==> flow/design.v <==
module ChipInterface #(parameter FRE = 25000000, parameter DEBOUNCE = FRE / 100) (
    input logic clock,
    input logic confirm,
    input logic clear,
    input logic algorithm_select_mode,
    input reset,
    input logic enter0, enter1,
    output logic [5:0] led
  );
  logic confirm_sync, clear_sync, enter0_sync, enter1_sync, algorithm_select_mode_sync;
  logic enter0_valid_press, enter1_valid_press, clear_valid_press, confirm_valid_press, algorithm_select_mode_valid_press;
  logic [11:0] password_current, password_next;
  logic [11:0] password_ref;
  logic [5:0] OTP;
  logic change_current, change_next;
  logic [31:0] cnt_current, cnt_next;
  logic [1:0] wrong_password_time_current, wrong_password_time_next;
  logic algorithm_selet_current, algorithm_selet_next;
  logic [2:0] algorithm_mode_current, algorithm_mode_next;
  password_generator password_generator_inst(
    .clock(clock),
    .reset(reset),  
    .algorithm_select(algorithm_mode_current),
    .OTP(OTP), 
    .password(password_ref));
  FF2_Synchronizer confirm_sync_ (
    .clock(clock),
    .button(confirm),
    .sync_button(confirm_sync)
  );
  FF2_Synchronizer clear_sync_ (
    .clock(clock),
    .button(clear),
    .sync_button(clear_sync)
  );
  FF2_Synchronizer enter0_sync_ (
    .clock(clock),
    .button(enter0),
    .sync_button(enter0_sync)
  );
  FF2_Synchronizer enter1_sync_ (
    .clock(clock),
    .button(enter1),
    .sync_button(enter1_sync)
  );
  FF2_Synchronizer algorithm_select_mode_sync_ (
    .clock(clock),
    .button(algorithm_select_mode),
    .sync_button(algorithm_select_mode_sync)
  );
  button_handler #(.COUNT_MAX(DEBOUNCE)) confirm_valid(.clock(clock), .reset(reset), .btn(confirm_sync), .valid_press(confirm_valid_press));
  button_handler #(.COUNT_MAX(DEBOUNCE)) clear_valid(.clock(clock), .reset(reset), .btn(clear_sync), .valid_press(clear_valid_press));
  button_handler #(.COUNT_MAX(DEBOUNCE)) enter0_valid(.clock(clock), .reset(reset), .btn(enter0_sync), .valid_press(enter0_valid_press));
  button_handler #(.COUNT_MAX(DEBOUNCE)) enter1_valid(.clock(clock), .reset(reset), .btn(enter1_sync), .valid_press(enter1_valid_press));
  button_handler #(.COUNT_MAX(DEBOUNCE)) algorithm_select_mode_valid(.clock(clock), .reset(reset), .btn(algorithm_select_mode_sync), .valid_press(algorithm_select_mode_valid_press));
  OTP_generator inst_OTP_generator(.clock(clock), .reset(reset), .change(change_current), .OTP(OTP));
  typedef enum logic [2:0] {IDLE = 3'b000, 
                            TIMEOUT = 3'b001, 
                            INPUT = 3'b010, 
                            VERIFY = 3'b011, 
                            PASS = 3'b100, 
                            FAIL = 3'b101, 
                            LOCK = 3'b110,
                            ALGO_SELECT = 3'b111} state_t;
  state_t current_state, next_state;
  always_ff @(posedge clock or posedge reset) begin 
    if(reset) begin
      current_state <= IDLE;
      password_current <= 0;
      change_current <= 0;
      wrong_password_time_current <= 0;
      algorithm_selet_current <= 0;
      algorithm_mode_current <= 0;
      cnt_current <= 0;
    end
    else begin
      current_state <= next_state;
      password_current <= password_next;
      change_current <= change_next;
      wrong_password_time_current <= wrong_password_time_next;
      algorithm_selet_current <= algorithm_selet_next;
      algorithm_mode_current <= algorithm_mode_next;
      cnt_current <= cnt_next;
    end
  end
  always_comb begin
    case(current_state)
      IDLE: begin
        wrong_password_time_next = wrong_password_time_current;
        algorithm_mode_next = algorithm_mode_current;
        if(cnt_current == 60 * FRE -1) begin
          next_state = TIMEOUT;
          password_next = 0;
          change_next = 1;
          algorithm_selet_next = 0;
          cnt_next = 0;
        end
        else if(algorithm_select_mode_valid_press) begin
            algorithm_selet_next = 1;
            next_state = INPUT;
            change_next = 0;
            password_next = 0;
            cnt_next = 0;
        end
        else if(enter0_valid_press)begin
           cnt_next = 0;
           next_state = INPUT;
           password_next = {password_current[10:0],1'b0};
           change_next = 0;
           algorithm_selet_next = 0;
        end 
        else if(enter1_valid_press)begin
           cnt_next = 0;
           next_state = INPUT;
           password_next = {password_current[10:0],1'b1};
           change_next = 0;
           algorithm_selet_next = 0;
        end 
        else begin
          cnt_next = cnt_current + 1;
          next_state = IDLE;
          password_next = 0;
          change_next = 0;
          algorithm_selet_next = 0;
        end
      end
      TIMEOUT: begin
        next_state = IDLE;
        wrong_password_time_next = wrong_password_time_current;
        cnt_next = cnt_current + 1;
        password_next = 0;
        change_next = 0;
        algorithm_selet_next = 0;
        algorithm_mode_next = algorithm_mode_current;
      end
      INPUT:begin
        wrong_password_time_next = wrong_password_time_current;
        cnt_next = 0;
        change_next = 0;
        algorithm_selet_next = algorithm_selet_current;
        algorithm_mode_next = algorithm_mode_current;
        if(confirm_valid_press) begin
           next_state = VERIFY;
           password_next = password_current;
        end
        else if(clear_valid_press) begin
           next_state = INPUT;
           password_next = 0;
        end
        else if(enter0_valid_press) begin
           next_state = INPUT;
           password_next = {password_current[10:0],1'b0};
        end 
        else if(enter1_valid_press)begin
           next_state = INPUT;
           password_next = {password_current[10:0],1'b1};
        end
        else begin
          next_state = INPUT;
          password_next = password_current;
        end
      end
      VERIFY: begin
        cnt_next = 0;
        password_next = 0;
        change_next = 0;
        algorithm_selet_next = algorithm_selet_current;
        algorithm_mode_next = algorithm_mode_current;
        if(password_current == password_ref) begin
            next_state = PASS;
            wrong_password_time_next = wrong_password_time_current;
        end
        else begin
            next_state = FAIL;
            wrong_password_time_next = wrong_password_time_current + 1;
        end
      end
      PASS: begin
        wrong_password_time_next = wrong_password_time_current;
        password_next = 0;
        algorithm_selet_next = algorithm_selet_current;
        algorithm_mode_next = algorithm_mode_current;
        if(cnt_current == 6 * FRE) begin
          if(algorithm_selet_current == 1) begin
              next_state = ALGO_SELECT;
              change_next = 0;
          end
          else begin
              next_state = IDLE;
              change_next = 1;
          end
          cnt_next = 0;
        end 
        else begin
          cnt_next = cnt_current + 1;
          next_state = PASS;
          change_next = 0;
        end
      end
      ALGO_SELECT : begin
        password_next = 0;
        cnt_next = 0;
        algorithm_selet_next = 0;
        wrong_password_time_next = wrong_password_time_current;
        if(confirm_valid_press) begin
           next_state = IDLE;
           algorithm_mode_next = algorithm_mode_current;
           change_next = 1;
        end
        else if(clear_valid_press) begin
           next_state = ALGO_SELECT;
           algorithm_mode_next = 0;
           change_next = 0;
        end
        else if(enter0_valid_press) begin
           next_state = ALGO_SELECT;
           algorithm_mode_next = {algorithm_mode_current[1:0],1'b0};
           change_next = 0;
        end 
        else if(enter1_valid_press)begin
           next_state = ALGO_SELECT;
           algorithm_mode_next = {algorithm_mode_current[1:0],1'b1};
           change_next = 0;
        end
        else begin
           next_state = ALGO_SELECT;
           algorithm_mode_next = algorithm_mode_current;
           change_next = 0;
        end
      end
      FAIL: begin
        algorithm_mode_next = algorithm_mode_current;
        wrong_password_time_next = wrong_password_time_current;
        password_next = 0;
        algorithm_selet_next = 0;
        if(cnt_current == 6 * FRE) begin
          change_next = 1;
          cnt_next = 0;
          next_state = LOCK;
        end 
        else begin
          cnt_next = cnt_current + 1;
          next_state = FAIL;
          change_next = 0;
        end
      end
      LOCK: begin
         algorithm_mode_next = algorithm_mode_current;
         cnt_next = cnt_current + 1;
         wrong_password_time_next = wrong_password_time_current;
         password_next = 0;
         algorithm_selet_next = 0;
         if(wrong_password_time_current == 1) begin
            if(cnt_current == 15 * FRE) begin
              next_state = IDLE;
              change_next = 1;
              cnt_next = 0;
            end
            else begin
              next_state = LOCK;
              change_next = 0;
            end
         end
         else if (wrong_password_time_current == 2) begin
            if(cnt_current == 30 * FRE) begin
              next_state = IDLE;
              change_next = 1;
              cnt_next = 0;
            end
            else begin
               next_state = LOCK;
              change_next = 0;
            end 
         end
         else begin
            if(cnt_current == 60 * FRE) begin
                 next_state = IDLE;
                 change_next = 1;
                 cnt_next = 0;
            end
            else begin
              next_state = LOCK;
              change_next = 0;
            end
         end
      end
    endcase
  end
  always_ff @(posedge clock or posedge reset) begin
    if(reset) led <= 6'b0;
    else if(current_state == PASS) led <= 6'b111111;
    else if(current_state == ALGO_SELECT) begin
        led <= {4'b0, algorithm_mode_current};
    end
    else if(current_state == FAIL) begin
    if ((cnt_current >= FRE*1 && cnt_current < FRE*2) || 
        (cnt_current >= FRE*3 && cnt_current < FRE*4) || 
        (cnt_current >= FRE*5 && cnt_current < FRE*6))
        led <= 6'b0; 
    else
        led <= 6'b111111; 
    end
    else if(current_state == LOCK) led <= 6'b101010;
    else led <= OTP;
  end
endmodule
module password_generator(
    input logic clock,
    input logic reset,  
    input logic [2:0] algorithm_select,
    input logic [5:0] OTP,
    output logic [11:0] password
);
  always_ff @(posedge clock or posedge reset) begin
      if(reset) begin
          password <= 0;
      end
      else begin
        case(algorithm_select)
            3'd0: password <= OTP * 2 + 1;                    
            3'd1: password <= (OTP << 2) ^ 12'hA3; 
            3'd2: password <= (OTP * 3) + (OTP >> 1);         
            3'd3: password <= ~(OTP * 5) & 12'hFFF;           
            3'd4: password <= (OTP * OTP) % 4096;             
            3'd5: password <= ((OTP << 3) - OTP) ^ 12'h3C3;   
            3'd6: password <= {OTP[2:0], OTP[5:3]} + 12'h55A; 
            3'd7: password <= (OTP * 9) & 12'hFFF;            
        endcase
      end
  end
endmodule
module OTP_generator(
    input logic clock,
    input logic change,
    input reset,
    output logic [5:0] OTP 
);
    logic [5:0] lfsr;
    always_ff @(posedge clock or posedge reset) begin
        if (reset)
            lfsr <= 6'b101101;  
        else if (change)
            lfsr <= {lfsr[4:0], lfsr[5] ^ lfsr[3]};
    end
    assign OTP = lfsr;
endmodule
module button_handler (
    input  logic clock,        
    input  logic reset,
    input  logic btn,         
    output logic valid_press  
);
    parameter COUNT_MAX = 250_000;
    logic btn_pre;
    logic [$clog2(COUNT_MAX):0] count;
    logic armed;
    always_ff @(posedge clock or posedge reset) begin
        if (reset)
            btn_pre <= 0;
        else
            btn_pre <= btn;
    end
    always_ff @(posedge clock or posedge reset) begin
        if (reset) begin
            count <= 0;
            valid_press <= 0;
            armed <= 1;
        end else begin
            valid_press <= 0;  
            if (btn && btn_pre) begin  
                if (armed) begin
                    if (count < COUNT_MAX - 1) begin
                        count <= count + 1;
                    end else begin
                        valid_press <= 1;  
                        armed <= 0;        
                        count <= 0;
                    end
                end
            end else begin
                count <= 0;
                if (!btn) 
                    armed <= 1; 
            end
        end
    end
endmodule
module FF2_Synchronizer(
  input logic clock,
  input logic button,
  output logic sync_button
);
  logic [1:0] button_dff;
  always_ff @(posedge clock) begin
    button_dff[0] <= button;
    button_dff[1] <= button_dff[0];
  end
  assign sync_button = button_dff[1];
endmodule
`default_nettype none
module my_chip (
    input logic [11:0] io_in,  
    output logic [11:0] io_out,  
    input logic clock,
    input logic reset  
);
    ChipInterface #(.FRE(25000)) chipInterface_inst(
        .clock(clock),
        .confirm(io_in[0]),
        .clear(io_in[1]),
        .algorithm_select_mode(io_in[2]),
        .reset(reset),
        .enter0(io_in[3]), 
        .enter1(io_in[4]),
        .led(io_out[5:0])
    );
    assign io_out[11:6] = 6'b0;
endmodule
# Step by step through the tools: my_chip
# Tool output for the design above, in the order of the flow.
# Lines are those of the file above, counted from 1.
# Library cell names are shortened.
# A cell with -- has no value.
# setup
design	my_chip
clk_port	clock
library	sky130hd
pvt_corner	tt_025C_1v80

# Word level
# Source: Yosys, flattened and elaborated, memories not mapped. Widths are those after wreduce. Registers that Yosys merges into a memory's read port (data or address) are not register bits. Print and check cells do not count.
# classes
n_mux	113
addsub	11
equal	37
multipliers	4
bitwise	6
compare	11
reduce_and_logical	23
# ops
cell	n
32-bit 2-to-1 mux	10
32-bit parallel mux with 5-bit select	1
9-bit 2-to-1 mux	15
12-bit parallel mux with 8-bit select	1
12-bit 2-to-1 mux	8
6-bit by 6-bit multiplier with 12-bit output	1
32-bit by 17-bit greater-or-equal comparator with 1-bit output with constant B	2
32-bit by 21-bit == test with 1-bit output with constant B	2
1-bit 2-to-1 mux	49
3-bit 2-to-1 mux	16
9-bit by 1-bit adder with 9-bit output with constant B	5
9-bit by 8-bit less-than comparator with 1-bit output with constant B	5
6-bit by 4-bit multiplier with 10-bit output with constant B	1
12-bit parallel mux with 3-bit select	1
32-bit by 1-bit adder with 32-bit output with constant B	1
32-bit by 15-bit greater-or-equal comparator with 1-bit output with constant B	1
32-bit by 16-bit less-than comparator with 1-bit output with constant B	1
32-bit by 17-bit less-than comparator with 1-bit output with constant B	1
32-bit by 18-bit less-than comparator with 1-bit output with constant B	1
32-bit by 18-bit == test with 1-bit output with constant B	1
32-bit by 19-bit == test with 1-bit output with constant B	1
32-bit by 20-bit == test with 1-bit output with constant B	1
6-bit 2-to-1 mux	5
6-bit by 3-bit multiplier with 9-bit output with constant B	1
2-bit inequality test with constant B	13
3-bit == test with constant B	8
3-bit parallel mux with 8-bit select	1
6-bit by 2-bit multiplier with 8-bit output with constant B	1
# Not listed: further kinds 29, cells in them 51.
# word_totals
wordCells	240
reg_bits	148
in_bits	14

# Depth
# Longest topological path by Yosys (ltp), each cell counted once; first at word level (registers and memories cut), then after technology mapping (sequential cells cut; the memories' decode and read muxes count).
# depth
depth_word	8
abc_area	0
depth_mapped	15
depth_no_buf	14

# Netlist
# Source: synth_stat.txt of the flow (Yosys; design flattened, memories mapped). It holds for the ABC_AREA given above (unset counts as 0); a run with the other value may have another netlist.
# Totals and module areas in this step are rounded.
# synth_totals
flip_flops	153
mapped_cells	1025
n_buf	45
synth_area_um2	9530
# by_type
cell	n	area_total_um2
dfrtp_1	133	3.33E+03
ha_1	61	763.232
o21ai_0	93	465.446
xnor2_1	42	367.853
nor2_1	92	345.331
nand2_1	87	326.563
fa_1	16	320.307
dfstp_2	10	262.752
xor2_1	26	227.718
dfxtp_1	10	200.192
inv_1	53	198.941
nand3_1	39	195.187
a21oi_1	38	190.182
a22o_1	17	148.893
a31oi_1	23	143.888
nand4_1	19	118.864
nor2b_1	16	100.096
clkbuf_1	24	90.086
# Other cell types: 58; their cells: 226.
# By module: a second synthesis without flattening, with its own total; a netlist apart from the flattened one above.
# unflattened
hier_cells	1054
area_unflattened_um2	10000
# Rows give one instance, submodules left out.
# by_module
mod	instances	mod_area_um2	n_cells
ChipInterface (FRE=25000)	1	3920	432
button_handler (COUNT_MAX=250)	5	581	55
password_generator	1	2700	314
OTP_generator	1	263	16
FF2_Synchronizer	5	40.0	2
my_chip	1	48.8	7

# Worst setup path after synthesis
# Source: OpenSTA report_checks on the synthesized netlist (no wires, ideal clock, input and output delay 20% of the period each), path of least setup slack; recovery checks are left aside. Register names are those of the netlist, which keeps one name where synthesis merged equal registers.
# synth_path
path_kind	register to register
startpoint	reg chipInterface_inst.inst_OTP_generator.lfsr[2]
endpoint	reg chipInterface_inst.password_generator_inst.password[7]
path_delay_ns	3.973
arrival_ns	3.834
period_ns	10.0
t_first_pin_ns	0.000
slack_ns	6.028
n_path_buf	0
driving_pins	13
required_time_ns	9.861
setup_ns	0.139
period_less_setup_slack_ns	3.972
# "path_delay_ns" is the arrival time less input delay plus setup time.
# "driving_pins" counts driving pins, that of a launching flip-flop among them; a cell with two outputs on the path counts twice.
# "period_less_setup_slack_ns" is the clock period less the worst setup slack; recovery checks do not enter. This is arithmetic on one report: input and output delays are still those of the set period (20% each).
# Between the ends stands the longest chain of elaborated cells between them, by number of cells; it is not shown to be the way that was timed. Of several equally long chains one is given.
# A line is the first line of the expression or statement that the cell stems from. Yosys adds cells for indexed reads and writes and turns some case tables into memories.
# At most two assigning lines are given for a register; there are more.
# synth_via
cell_sequence	dfstp_2 > ha_1 > inv_1 > fa_1 > fa_1 > inv_1 > fa_1 > ha_1 > a21o_1 > a21oi_1 > xnor2_1 > o21ai_0 > or4_1
elab_chain_len	3
cells_between	11
classes_between	4 x add/sub; 4 x mul; 1 x mux; 2 x logic
# synth_lines
element	line_no	source
from (decl)	338	logic [5:0] lfsr;
from (assign)	341	lfsr <= 6'b101101;
from (assign)	343	lfsr <= {lfsr[4:0], lfsr[5] ^ lfsr[3]};
6-bit by 2-bit multiplier with 8-bit output	322	3'd2: password <= (OTP * 3) + (OTP >> 1);
8-bit by 5-bit adder with 9-bit output	322
12-bit parallel mux with 8-bit select	319	case(algorithm_select)
to (assign)	320	3'd0: password <= OTP * 2 + 1;
to (assign)	321	3'd1: password <= (OTP << 2) ^ 12'hA3;
to (decl)	312	output logic [11:0] password

# Timing after layout
# From the final timing report of stored run 1: the path of least setup slack in the routed layout; clock arrival at registers is part of the times.
# layout_path
path_kind	register to register
startpoint	reg chipInterface_inst.inst_OTP_generator.lfsr[3]
endpoint	reg chipInterface_inst.password_generator_inst.password[7]
slack_ns	0.56
t_first_pin_ns	0.42
n_path_buf	1
period_ns	4.42
setup_ns	0.13
arrival_ns	4.16
required_time_ns	4.72
driving_pins	14
# Between the ends stands the longest chain of elaborated cells between them, by number of cells; it is not shown to be the way that was timed. Of several equally long chains one is given.
# At most two assigning lines are given for a register; there are more.
# layout_via
cell_sequence	dfstp_2 > buf_4 > ha_1 > ha_1 > inv_1 > fa_1 > inv_1 > fa_1 > ha_1 > a21o_1 > a21oi_1 > xnor2_1 > o21ai_0 > or4_1
elab_chain_len	3
cells_between	11
classes_between	4 x add/sub; 4 x mul; 1 x mux; 2 x logic
# layout_lines
element	line_no	source
from (decl)	338	logic [5:0] lfsr;
from (assign)	341	lfsr <= 6'b101101;
from (assign)	343	lfsr <= {lfsr[4:0], lfsr[5] ^ lfsr[3]};
6-bit by 2-bit multiplier with 8-bit output	322	3'd2: password <= (OTP * 3) + (OTP >> 1);
8-bit by 5-bit adder with 9-bit output	322
12-bit parallel mux with 8-bit select	319	case(algorithm_select)
to (assign)	320	3'd0: password <= OTP * 2 + 1;
to (assign)	321	3'd1: password <= (OTP << 2) ^ 12'hA3;
to (decl)	312	output logic [11:0] password

# my_chip through Yosys and OpenROAD on sky130hd: 4 stored runs, unordered, with their settings and measured results. The constraints put input and output delay at 20% of the set period each and load the outputs with 0.01 pF.
# "achievedPeriod_ns" = clock period - worst setup slack. The figure is calculated, with input and output delays left at 20% of the set period.
# By "worst_path_ns" is meant the share of the clock period that the worst setup path is allowed (20% is reserved at inputs, 20% at outputs), minus its slack. Clock arrival times at its registers enter into it.
# "design_power_uw" rests on the timing tool's default activity at the inputs, not on a simulated workload.
# The measured numbers are rounded.
# Settings: n/a = not set for that run.
stored run	CORE_UTILIZATION	period_ns	CAP_MARGIN	CORE_MARGIN	SLEW_MARGIN	ABC_AREA	CELL_PAD_IN_SITES_DETAIL_PLACEMENT	CELL_PAD_IN_SITES_GLOBAL_PLACEMENT	CORE_ASPECT_RATIO	CTS_CLUSTER_SIZE	GPL_TIMING_DRIVEN	HOLD_SLACK_MARGIN	MAX_ROUTING_LAYER	MIN_ROUTING_LAYER	PLACE_DENSITY_LB_ADDON	SETUP_SLACK_MARGIN	TNS_END_PERCENT	PLACE_DENSITY	final_hold_ws_ns	worst_path_ns	timing.worst_path_kind	achievedPeriod_ns	timing.setup.ws_ns	layout_stdcell_area_um2	utilization_pct	setup_tns_ns	design_power_uw	final_die_area_um2	yosys_chip_area_um2
stored run 1	69	4.42	20	2	20	n/a	n/a	n/a	n/a	n/a	n/a	n/a	n/a	n/a	n/a	n/a	n/a	n/a	0.327	3.86	register to register	3.861	0.559	10400	77.7	0.000	2940	14800	9530
stored run 2	17	10.0	35	4	5	1	2	2	0.51	36	0	0.02	met5	met2	0.22	-0.58	45	n/a	0.331	4.51	register to register	4.508	5.49	12000	20.4	0.000	1330	64400	10200
stored run 3	40	4.42	20	2	20	n/a	n/a	n/a	n/a	n/a	n/a	n/a	n/a	n/a	n/a	n/a	n/a	n/a	0.326	3.96	register to register	3.956	0.464	10500	44.8	0.000	2880	25100	9530
stored run 4	22	3.2	5	7	20	0	n/a	n/a	n/a	n/a	n/a	n/a	n/a	n/a	n/a	0.71	60	0.72	0.326	3.57	register to register	3.573	-0.373	11700	27.4	-2.26	4050	49300	9530
